==> flow/design.v <==
`timescale 1ns / 1ps
module ALU(
    input [7:0] A,
    input [7:0] B,
    output [7:0] Y
    );    
    assign Y = A + B;
endmodule
`timescale 1ns / 1ps
module ControlUnit(
    input [1:0] op,
    output reg ALUControl,
    output reg RegWrite,
    output reg MemRead,
    output reg MemWrite,
    output reg Branch
    );
    always @(op) begin
        case (op)
            2'b00: begin  
                ALUControl <= 1;
                RegWrite <= 1;
                MemRead <= 0;
                MemWrite <= 0;
                Branch <= 0;
            end
            2'b01: begin  
                ALUControl <= 0;
                RegWrite <= 1;
                MemRead <= 1;
                MemWrite <= 0;
                Branch <= 0;
            end
            2'b10: begin  
                ALUControl <= 0;
                RegWrite <= 0;
                MemRead <= 0;
                MemWrite <= 1;
                Branch <= 0;
            end
            2'b11: begin  
                ALUControl <= 0;
                RegWrite <= 0;
                MemRead <= 0;
                MemWrite <= 0;
                Branch <= 1;
            end
        endcase
    end
endmodule
`timescale 1ns / 1ps
module DataMemory(
	 input reset, 
    input clk,
    input [7:0] address,
    input [7:0] writeData,
    input MemWrite,
    input MemRead,
    output [7:0] readData
    );
    wire [7:0] memory [31:0];
    wire [4:0] index = address[4:0];
    genvar g;
    generate
        for (g = 0; g < 32; g = g + 1) begin : word
            reg [7:0] q;
            always @(posedge clk or posedge reset) begin
                if (reset)
                    q <= (g < 16) ? g : (8'd0 - (g - 16));
                else if (MemWrite && index == g)
                    q <= writeData;
            end
            assign memory[g] = q;
        end
    endgenerate
    assign readData = (MemRead) ? memory[index] : writeData;
endmodule
`timescale 1ns / 1ps
module Hex_to_7seg(
    input [3:0] hex,
    output reg [6:0] seg
    );
    always @ (hex) begin
        case (hex)
            4'd0: seg = 7'b0111111;  
            4'd1: seg = 7'b0000110;  
            4'd2: seg = 7'b1011011;  
            4'd3: seg = 7'b1001111;  
            4'd4: seg = 7'b1100110;  
            4'd5: seg = 7'b1101101;  
            4'd6: seg = 7'b1111101;  
            4'd7: seg = 7'b0000111;  
            4'd8: seg = 7'b1111111;  
            4'd9: seg = 7'b1101111;  
            4'd10: seg = 7'b1110111;  
            4'd11: seg = 7'b1111100;  
            4'd12: seg = 7'b0111001;  
            4'd13: seg = 7'b1011110;  
            4'd14: seg = 7'b1111001;  
            4'd15: seg = 7'b1110001;  
            default: seg = 7'b0000000;  
        endcase
    end
endmodule
`timescale 1ns / 1ps
module ProgramCounter(
    input clk,
    input reset,
    input [7:0] nextPC,
    output reg [7:0] PC
    );
    always @(posedge clk or posedge reset) begin
        if (reset)
            PC <= 8'b0;
        else
            PC <= nextPC;
    end
endmodule
`timescale 1ns / 1ps
module RegisterFile(
	 input reset,
    input [1:0] rs, rt, rd,
    input [7:0] writeData,
    input RegWrite,
    input clk,
    output [7:0] rsData, rtData
    );
    reg [7:0] registers [3:0];
always @(posedge clk or posedge reset) begin
    if (reset) begin
        registers[0] <= 8'b00000000;
        registers[1] <= 8'b00000000;
        registers[2] <= 8'b00000000;
        registers[3] <= 8'b00000000;
    end else if (RegWrite) begin
        registers[rd] <= writeData;
    end
end
    assign rsData = registers[rs];
    assign rtData = registers[rt];
endmodule
`timescale 1ns / 1ps
module Microprocessor(
    input oscillator,
    input reset,
    input [7:0] instruction,
    output [6:0] seg1,
    output [6:0] seg2,
    output [6:0] seg3,
    output [6:0] seg4,
    output [7:0] PC
);
    wire clk;
    wire [7:0] nextPC;
    wire [1:0] rs, rt, rd, RegisterDestination, operation;
    wire [7:0] rsData, rtData, writeData, ALUResult, MemoryResult, MemoryAddress;
    wire RegWrite, MemRead, MemWrite, Branch;
    assign clk = oscillator;
    assign rs = instruction[5:4];
    assign rt = instruction[3:2];
    assign rd = instruction[1:0];
    assign operation = instruction[7:6];
    ControlUnit cu(
        .op(instruction[7:6]),
        .ALUControl(ALUControl),
        .RegWrite(RegWrite),
        .MemRead(MemRead),
        .MemWrite(MemWrite),
        .Branch(Branch)
    );
	 assign writeData = (operation==2'b00) ? ALUResult 
	 			: (operation == 2'b11) ? {6'b000000, rd}
	 			: MemoryResult;
	 assign RegisterDestination = ALUControl ? rd : rt;
    RegisterFile rf(
        .reset(reset),
        .rs(rs),
        .rt(rt),
        .rd(RegisterDestination),
        .writeData(writeData),
        .RegWrite(RegWrite),
        .clk(clk),
        .rsData(rsData),
        .rtData(rtData)
    );
    ALU alu(
        .A(rsData),
        .B(rtData),
        .Y(ALUResult)
    );
	 assign MemoryAddress = (rd == 2'b00) ? rsData :
									(rd ==2'b01) ? rsData + 8'b00000001:
									(rd ==2'b10) ? rsData - 8'b00000010:
									(rd ==2'b11) ? rsData - 8'b00000001 :
									rsData;
    DataMemory dm(
        .reset(reset),
        .clk(clk),
        .address(MemoryAddress),
        .writeData(rtData),
        .MemWrite(MemWrite),
        .MemRead(MemRead),
        .readData(MemoryResult)
    );
    ProgramCounter pc(
        .clk(clk),
        .reset(reset),
        .nextPC(nextPC),
        .PC(PC)
    );
	 assign nextPC = (rd == 2'b00) ? PC + 1 :
                    (rd == 2'b01) ? (Branch ? PC + 2 : PC + 1) :
                    (rd == 2'b10) ? (Branch ? PC - 1 : PC + 1) :
                    (rd == 2'b11) ? (Branch ? PC : PC + 1) :
                    PC + 1;
    Hex_to_7seg display1(
        .hex(writeData[7:4]),
        .seg(seg1)
    );
    Hex_to_7seg display2(
        .hex(writeData[3:0]),
        .seg(seg2)
    );
	 Hex_to_7seg display3(
        .hex(PC[7:4]),
        .seg(seg3)
    );
    Hex_to_7seg display4(
        .hex(PC[3:0]),
        .seg(seg4)
    );
endmodule
# ---- From RTL to reports: Microprocessor
# The steps from the RTL of Microprocessor to its reports follow in flow order.
# Lines are those of the file above, counted from 1.
# Not given: -
dict set report design {
  top_module {Microprocessor}
  clock {oscillator}
  cell_library {sky130hd}
  corner {tt_025C_1v80}
}

# ---- Word-level counts
# Source: Yosys, flattened and elaborated. Widths are those after wreduce. Registers that Yosys merges into a memory's read port (data or address) are not register bits. Print and check cells do not count. Equal cells are merged and count once.
# Memory sizes are those after Yosys's memory passes, which may raise the word count (mostly to a power of two), join words into wider ones and drop unused or constant bits.
dict set report bits {
  regBits 296
  latchBits 0
  ram_bits 0
  romBits 448
  clocked_rd_ports_x_width 0
  memories 4
  in_bits 10
  output_inout_bits 36
  wordCells 166
}
dict set report op_classes {
  add_sub_neg 7
  n_mul 0
  div 0
  compare 0
  equal 47
  shift 0
  n_mux 23
  logic 0
  reduce_logical 48
}
# memory size width rd wr line
set mem_list {}
lappend mem_list {{(name not given)} 16 7 1 0 84} ;# case (hex)
lappend mem_list {{(name not given)} 16 7 1 0 84}
lappend mem_list {{(name not given)} 16 7 1 0 84}
lappend mem_list {{(name not given)} 16 7 1 0 84}
# operator count
set op_table {}
lappend op_table {{8-bit case mux with 32-bit select} 1}
lappend op_table {{5-bit equality test with constant B} 16}
lappend op_table {{8-bit 2-to-1 mux} 10}
lappend op_table {{8-bit case mux with 4-bit select} 2}
lappend op_table {{5-bit by 4-bit equality test with 1-bit output with constant B} 8}
lappend op_table {{1-bit logical AND} 32}
lappend op_table {{2-bit equality test with constant B} 10}
lappend op_table {{5-bit by 3-bit equality test with 1-bit output with constant B} 4}
lappend op_table {{5-bit 2-to-1 mux} 4}
lappend op_table {{3-bit OR reduction} 4}
lappend op_table {{2-bit by 1-bit equality test with 1-bit output with constant B} 5}
lappend op_table {{2-bit zero test} 5}
lappend op_table {{5-bit by 2-bit equality test with 1-bit output with constant B} 2}
lappend op_table {{1-bit case mux with 2-bit select} 5}
lappend op_table {{2-bit AND reduction} 4}
lappend op_table {{8-bit by 1-bit adder with 8-bit output with constant B} 1}
lappend op_table {{8-bit by 1-bit subtractor with 8-bit output with constant B} 1}
lappend op_table {{8-bit by 2-bit adder with 8-bit output with constant B} 1}
lappend op_table {{8-bit adder} 1}
lappend op_table {{5-bit by 1-bit adder with 5-bit output with constant B} 1}
lappend op_table {{5-bit by 1-bit subtractor with 5-bit output with constant B} 1}
lappend op_table {{5-bit by 1-bit equality test with 1-bit output with constant B} 1}
lappend op_table {{5-bit by 2-bit subtractor with 5-bit output with constant B} 1}
lappend op_table {{5-bit != test with constant B} 1}
lappend op_table {{5-bit zero test} 1}
lappend op_table {{2-bit OR reduction} 2}
lappend op_table {{2-bit 2-to-1 mux} 1}

# ---- Longest topological paths
# Yosys ltp: most cells in a row. Word level: on the elaborated netlist, between registers, memories and ports. Mapped: between sequential cells and ports; inverters and the memories' decode and read muxes count.
dict set report depth {
  depth_word 12
  ABC_AREA 0
  depth_mapped 22
}

# ---- Netlist
# Source: synth_stat.txt of the flow (Yosys; design flattened, memories mapped). It holds for the ABC_AREA given above (unset counts as 0); a run with the other value may have another netlist.
# Totals and module areas in this step are rounded.
dict set report synth_totals {
  stdcells 1502
  synth_area_um2 16600
  seq_area_um2 7560
  flip_flops 296
  buf_cells 99
}
# cell count type_area_um2
set by_type {}
lappend by_type {sky130_fd_sc_hd__dfrtp_1 172 4.3E+03}
lappend by_type {sky130_fd_sc_hd__dfstp_2 124 3.26E+03}
lappend by_type {sky130_fd_sc_hd__mux2_2 266 3E+03}
lappend by_type {sky130_fd_sc_hd__ha_1 47 588.064}
lappend by_type {sky130_fd_sc_hd__nand2_1 139 521.75}
lappend by_type {sky130_fd_sc_hd__mux2i_1 36 360.346}
lappend by_type {sky130_fd_sc_hd__mux4_2 16 360.346}
lappend by_type {sky130_fd_sc_hd__o21ai_0 69 345.331}
lappend by_type {sky130_fd_sc_hd__a22oi_1 39 292.781}
lappend by_type {sky130_fd_sc_hd__nor3_1 57 285.274}
lappend by_type {sky130_fd_sc_hd__nand3_1 50 250.24}
lappend by_type {sky130_fd_sc_hd__clkbuf_1 65 243.984}
lappend by_type {sky130_fd_sc_hd__a21oi_1 46 230.221}
lappend by_type {sky130_fd_sc_hd__nor2_1 55 206.448}
lappend by_type {sky130_fd_sc_hd__a31oi_1 25 156.4}
lappend by_type {sky130_fd_sc_hd__inv_1 32 120.115}
lappend by_type {sky130_fd_sc_hd__nand4_1 19 118.864}
lappend by_type {sky130_fd_sc_hd__a22o_1 13 113.859}
# Not listed: further types 71, cells in them 232.
# By module: a second synthesis without flattening, with its own total; a netlist apart from the flattened one above.
dict set report unflattened {
  cells_unflattened 1389
  hier_area_um2 16600
}
# Rows give one instance, submodules left out.
# module instances n_cells area_um2 mod_seq_area_um2
set modules {}
lappend modules {DataMemory 1 935 12200 6560}
lappend modules {RegisterFile 1 89 1590 801}
lappend modules {Microprocessor 1 177 1180 0.0}
lappend modules {Hex_to_7seg 4 33 283 0.0}
lappend modules {ALU 1 42 332 0.0}
lappend modules {ProgramCounter 1 9 204 200}
lappend modules {ControlUnit 1 5 30.0 0.0}

# ---- Worst setup path after synthesis
# Source: OpenSTA report_checks on the synthesized netlist (no wires, ideal clock, input and output delay 20% of the period each), path of least setup slack; recovery checks are left aside. Register names are those of the netlist, which keeps one name where synthesis merged equal registers.
dict set report synth_path {
  kind {input to output}
  startpoint {in instruction[5]}
  endpoint {out seg1[6]}
  period_ns 10.0
  in_delay_ns 2.000
  t_first_pin_ns 2.000
  arrival_time_ns 6.642
  required_time_ns 8.000
  path_slack_ns 1.358
  delay_ns 4.642
  path_stages 19
  n_path_buf 2
  synth_period_reached_ns 8.642
}
# "delay_ns" is the arrival time less input delay plus setup time.
# A path that ends at an output port has no setup time.
# "path_stages": output pins that drive a net of the path, with the launching flip-flop's if there is one; two outputs of one cell count as two.
# "synth_period_reached_ns" = period - worst setup slack (recovery checks aside). The figure is calculated, with input and output delays left at 20% of the set period.
# Between the ends stands the longest chain of elaborated cells between them, by number of cells; it is not shown to be the way that was timed. Of several equally long chains one is given.
# A line is the first line of the expression or statement that the cell stems from. Yosys adds cells for indexed reads and writes and turns some case tables into memories.
# A memory read counts as a cell of the chain, while the word-level depth stops at memories.
dict set report synth_via {
  path_cell_list {sky130_fd_sc_hd__buf_6 sky130_fd_sc_hd__mux4_2 sky130_fd_sc_hd__inv_1 sky130_fd_sc_hd__ha_1 sky130_fd_sc_hd__or4b_2 sky130_fd_sc_hd__o22ai_1 sky130_fd_sc_hd__or4_1 sky130_fd_sc_hd__clkbuf_1 sky130_fd_sc_hd__nand2_2 sky130_fd_sc_hd__mux2_2 sky130_fd_sc_hd__nand3_1 sky130_fd_sc_hd__o21ai_0 sky130_fd_sc_hd__a31o_2 sky130_fd_sc_hd__or4_4 sky130_fd_sc_hd__a221oi_4 sky130_fd_sc_hd__inv_1 sky130_fd_sc_hd__ha_1 sky130_fd_sc_hd__mux2_2 sky130_fd_sc_hd__a22oi_1}
  elab_chain_len 13
  cells_between 50
}
# item line
set synth_rtl {}
lappend synth_rtl {{start, declared} 146} ;# input [7:0] instruction,
lappend synth_rtl {{2-bit equality test} 139} ;# assign rsData = registers[rs];
lappend synth_rtl {{8-bit case mux with 4-bit select} 139}
lappend synth_rtl {{5-bit by 1-bit subtractor with 5-bit output} 194} ;# (rd ==2'b11) ? rsData - 8'b00000001 :
lappend synth_rtl {{5-bit 2-to-1 mux} 194}
lappend synth_rtl {{5-bit 2-to-1 mux} 193} ;# (rd ==2'b10) ? rsData - 8'b00000010:
lappend synth_rtl {{5-bit 2-to-1 mux} 192} ;# (rd ==2'b01) ? rsData + 8'b00000001:
lappend synth_rtl {{5-bit 2-to-1 mux} 191} ;# assign MemoryAddress = (rd == 2'b00) ? rsData :
lappend synth_rtl {{5-bit equality test} 76} ;# assign readData = (MemRead) ? memory[index] : writeData;
lappend synth_rtl {{8-bit case mux with 32-bit select} 76}
lappend synth_rtl {{8-bit 2-to-1 mux} 76}
lappend synth_rtl {{8-bit 2-to-1 mux} 172} ;# : (operation == 2'b11) ? {6'b000000, rd}
lappend synth_rtl {{8-bit 2-to-1 mux} 171} ;# assign writeData = (operation==2'b00) ? ALUResult
lappend synth_rtl {{memory 16 x 7 bit} 84} ;# case (hex)
lappend synth_rtl {{end, declared} 147} ;# output [6:0] seg1,

# ---- Path in the finished layout
# From the final timing report of run 2: the path of least setup slack in the routed layout; clock arrival at registers is part of the times.
dict set report layout_path {
  kind {input to output}
  startpoint {in instruction[1]}
  endpoint {out seg1[0]}
  period_ns 12.0
  in_delay_ns 2.40
  t_first_pin_ns 2.40
  arrival_time_ns 7.96
  required_time_ns 9.60
  path_slack_ns 1.64
  path_stages 21
  n_path_buf 6
}
# Between the ends stands the longest chain of elaborated cells between them, by number of cells; it is not shown to be the way that was timed. Of several equally long chains one is given.
# A memory read counts as a cell of the chain, while the word-level depth stops at memories.
dict set report layout_via {
  path_cell_list {sky130_fd_sc_hd__clkdlybuf4s15_1 sky130_fd_sc_hd__inv_1 sky130_fd_sc_hd__ha_2 sky130_fd_sc_hd__clkbuf_2 sky130_fd_sc_hd__inv_1 sky130_fd_sc_hd__a21o_1 sky130_fd_sc_hd__xnor2_1 sky130_fd_sc_hd__buf_2 sky130_fd_sc_hd__clkbuf_2 sky130_fd_sc_hd__nand2_1 sky130_fd_sc_hd__a2111oi_1 sky130_fd_sc_hd__a21oi_1 sky130_fd_sc_hd__o211ai_1 sky130_fd_sc_hd__or4_4 sky130_fd_sc_hd__a221oi_4 sky130_fd_sc_hd__buf_4 sky130_fd_sc_hd__ha_1 sky130_fd_sc_hd__nor2_1 sky130_fd_sc_hd__mux2i_1 sky130_fd_sc_hd__o21ai_0 sky130_fd_sc_hd__clkdlybuf4s50_1}
  elab_chain_len 11
  cells_between 45
}
# item line
set layout_rtl {}
lappend layout_rtl {{start, declared} 146} ;# input [7:0] instruction,
lappend layout_rtl {{2-bit equality test} 194} ;# (rd ==2'b11) ? rsData - 8'b00000001 :
lappend layout_rtl {{5-bit 2-to-1 mux} 194}
lappend layout_rtl {{5-bit 2-to-1 mux} 193} ;# (rd ==2'b10) ? rsData - 8'b00000010:
lappend layout_rtl {{5-bit 2-to-1 mux} 192} ;# (rd ==2'b01) ? rsData + 8'b00000001:
lappend layout_rtl {{5-bit 2-to-1 mux} 191} ;# assign MemoryAddress = (rd == 2'b00) ? rsData :
lappend layout_rtl {{5-bit equality test} 76} ;# assign readData = (MemRead) ? memory[index] : writeData;
lappend layout_rtl {{8-bit case mux with 32-bit select} 76}
lappend layout_rtl {{8-bit 2-to-1 mux} 76}
lappend layout_rtl {{8-bit 2-to-1 mux} 172} ;# : (operation == 2'b11) ? {6'b000000, rd}
lappend layout_rtl {{8-bit 2-to-1 mux} 171} ;# assign writeData = (operation==2'b00) ? ALUResult
lappend layout_rtl {{memory 16 x 7 bit} 84} ;# case (hex)
lappend layout_rtl {{end, declared} 147} ;# output [6:0] seg1,

# Flow runs of Microprocessor

Settings and measured results of 4 stored flow runs for module Microprocessor (sky130hd), not sorted in any way. The constraints put input and output delay at 20% of the set period each and load the outputs with 0.01 pF.
By "period_less_ws_ns" is meant the clock period of the run minus its worst setup slack. This is arithmetic on one report: input and output delays are still those of the set period (20% each).
"worstPathTime_ns" is the time allowed to the run's worst setup path (the clock period less input and output delay, where it has them) less its slack. Clock arrival times count: a late capture clock shortens it, a late launch clock lengthens it.
"power_total_mw": no workload was simulated; the value follows from the tool's default switching activity.
The measured numbers are rounded.

[flow] run 1: files
==> flow/run.sh <==
#!/bin/bash
# the make line also repeats the synthesis and layout settings of config.mk as NAME=value (left out here)
make -C /OpenROAD-flow-scripts/flow DESIGN_CONFIG=/design/flow/config.mk WORK_HOME=/design/flow/orfs CLKGATE_MAP_FILE= finish
==> flow/config.mk <==
export PLATFORM = sky130hd
export DESIGN_NAME = Microprocessor
export DESIGN_NICKNAME = Microprocessor
export VERILOG_FILES = /design/flow/design.v
export SDC_FILE = /design/flow/constraint.sdc
export NUM_CORES = 4
export LEC_CHECK = 0
export CAP_MARGIN = 20
export CELL_PAD_IN_SITES_DETAIL_PLACEMENT = 2
export CORE_MARGIN = 7
export CORE_UTILIZATION = 71
export CTS_CLUSTER_DIAMETER = 301
export PLACE_DENSITY_LB_ADDON = 0.24
export SETUP_SLACK_MARGIN = -0.1
export SLEW_MARGIN = 20
==> flow/constraint.sdc <==
create_clock -name core_clock -period 8.83 [get_ports {oscillator}]
set_input_delay 1.7660 -clock core_clock [delete_from_list [all_inputs] [get_ports {oscillator}]]
set_output_delay 1.7660 -clock core_clock [all_outputs]
set_load 0.01 [all_outputs]

[flow] run 1: not finished: placement ended with error DPL-0033

[flow] run 2: files
==> flow/run.sh <==
#!/bin/bash
# the make line also repeats the synthesis and layout settings of config.mk as NAME=value (left out here)
make -C /OpenROAD-flow-scripts/flow DESIGN_CONFIG=/design/flow/config.mk WORK_HOME=/design/flow/orfs CLKGATE_MAP_FILE= finish
==> flow/config.mk <==
export PLATFORM = sky130hd
export DESIGN_NAME = Microprocessor
export DESIGN_NICKNAME = Microprocessor
export VERILOG_FILES = /design/flow/design.v
export SDC_FILE = /design/flow/constraint.sdc
export NUM_CORES = 4
export LEC_CHECK = 0
export CAP_MARGIN = 5
export CELL_PAD_IN_SITES_DETAIL_PLACEMENT = 1
export CELL_PAD_IN_SITES_GLOBAL_PLACEMENT = 1
export CORE_ASPECT_RATIO = 1.23
export CORE_MARGIN = 2
export CORE_UTILIZATION = 23
export CTS_CLUSTER_DIAMETER = 234
export GPL_ROUTABILITY_DRIVEN = 1
export GPL_TIMING_DRIVEN = 0
export HOLD_SLACK_MARGIN = 0.28
export MAX_ROUTING_LAYER = met5
export MIN_ROUTING_LAYER = met2
export PLACE_DENSITY_LB_ADDON = 0.15
export SETUP_SLACK_MARGIN = 1.59
export SLEW_MARGIN = 5
export TNS_END_PERCENT = 40
==> flow/constraint.sdc <==
create_clock -name core_clock -period 12.0 [get_ports {oscillator}]
set_input_delay 2.4000 -clock core_clock [delete_from_list [all_inputs] [get_ports {oscillator}]]
set_output_delay 2.4000 -clock core_clock [all_outputs]
set_load 0.01 [all_outputs]

[flow] run 2: metrics
[metrics] setup_tns_ns = 0.000
[metrics] period_less_ws_ns = 10.358
[metrics] util_pct = 28.8
[metrics] power_total_mw = 4.75
[metrics] worstPathTime_ns = 5.56
[metrics] path_kind = input to output
[metrics] hold_ws_ns = 0.505
[metrics] die_footprint_um2 = 74500
[metrics] timing.setup.ws_ns = 1.64
[metrics] synth_chip_area_um2 = 16600

[flow] run 3: files
==> flow/run.sh <==
#!/bin/bash
# the make line also repeats the synthesis and layout settings of config.mk as NAME=value (left out here)
make -C /OpenROAD-flow-scripts/flow DESIGN_CONFIG=/design/flow/config.mk WORK_HOME=/design/flow/orfs CLKGATE_MAP_FILE= finish
==> flow/config.mk <==
export PLATFORM = sky130hd
export DESIGN_NAME = Microprocessor
export DESIGN_NICKNAME = Microprocessor
export VERILOG_FILES = /design/flow/design.v
export SDC_FILE = /design/flow/constraint.sdc
export NUM_CORES = 4
export LEC_CHECK = 0
export CAP_MARGIN = 30
export CORE_MARGIN = 9
export CORE_UTILIZATION = 40
export CTS_CLUSTER_DIAMETER = 343
export CTS_CLUSTER_SIZE = 86
export GPL_ROUTABILITY_DRIVEN = 1
export MIN_ROUTING_LAYER = met2
export SETUP_SLACK_MARGIN = 1.38
export SLEW_MARGIN = 35
export TNS_END_PERCENT = 20
==> flow/constraint.sdc <==
create_clock -name core_clock -period 5.84 [get_ports {oscillator}]
set_input_delay 1.1680 -clock core_clock [delete_from_list [all_inputs] [get_ports {oscillator}]]
set_output_delay 1.1680 -clock core_clock [all_outputs]
set_load 0.01 [all_outputs]

[flow] run 3: metrics
[metrics] setup_tns_ns = -17.9
[metrics] period_less_ws_ns = 7.194
[metrics] util_pct = 53.6
[metrics] power_total_mw = 9.41
[metrics] worstPathTime_ns = 4.86
[metrics] path_kind = input to output
[metrics] hold_ws_ns = 0.532
[metrics] die_footprint_um2 = 49200
[metrics] timing.setup.ws_ns = -1.35
[metrics] synth_chip_area_um2 = 16600

[flow] run 4: files
==> flow/run.sh <==
#!/bin/bash
# the make line also repeats the synthesis and layout settings of config.mk as NAME=value (left out here)
make -C /OpenROAD-flow-scripts/flow DESIGN_CONFIG=/design/flow/config.mk WORK_HOME=/design/flow/orfs CLKGATE_MAP_FILE= finish
==> flow/config.mk <==
export PLATFORM = sky130hd
export DESIGN_NAME = Microprocessor
export DESIGN_NICKNAME = Microprocessor
export VERILOG_FILES = /design/flow/design.v
export SDC_FILE = /design/flow/constraint.sdc
export NUM_CORES = 4
export LEC_CHECK = 0
export CAP_MARGIN = 15
export CORE_ASPECT_RATIO = 0.68
export CORE_MARGIN = 2
export CORE_UTILIZATION = 16
export CTS_CLUSTER_DIAMETER = 238
export GPL_ROUTABILITY_DRIVEN = 0
export MIN_ROUTING_LAYER = met1
export PLACE_DENSITY_LB_ADDON = 0.18
export SETUP_SLACK_MARGIN = 1.59
export SLEW_MARGIN = 5
export TNS_END_PERCENT = 40
==> flow/constraint.sdc <==
create_clock -name core_clock -period 7.48 [get_ports {oscillator}]
set_input_delay 1.4960 -clock core_clock [delete_from_list [all_inputs] [get_ports {oscillator}]]
set_output_delay 1.4960 -clock core_clock [all_outputs]
set_load 0.01 [all_outputs]

[flow] run 4: metrics
[metrics] setup_tns_ns = -0.320
[metrics] period_less_ws_ns = 7.535
[metrics] util_pct = 22.7
[metrics] power_total_mw = 8.15
[metrics] worstPathTime_ns = 4.54
[metrics] path_kind = input to output
[metrics] hold_ws_ns = 0.504
[metrics] die_footprint_um2 = 107000
[metrics] timing.setup.ws_ns = -0.055
[metrics] synth_chip_area_um2 = 16600
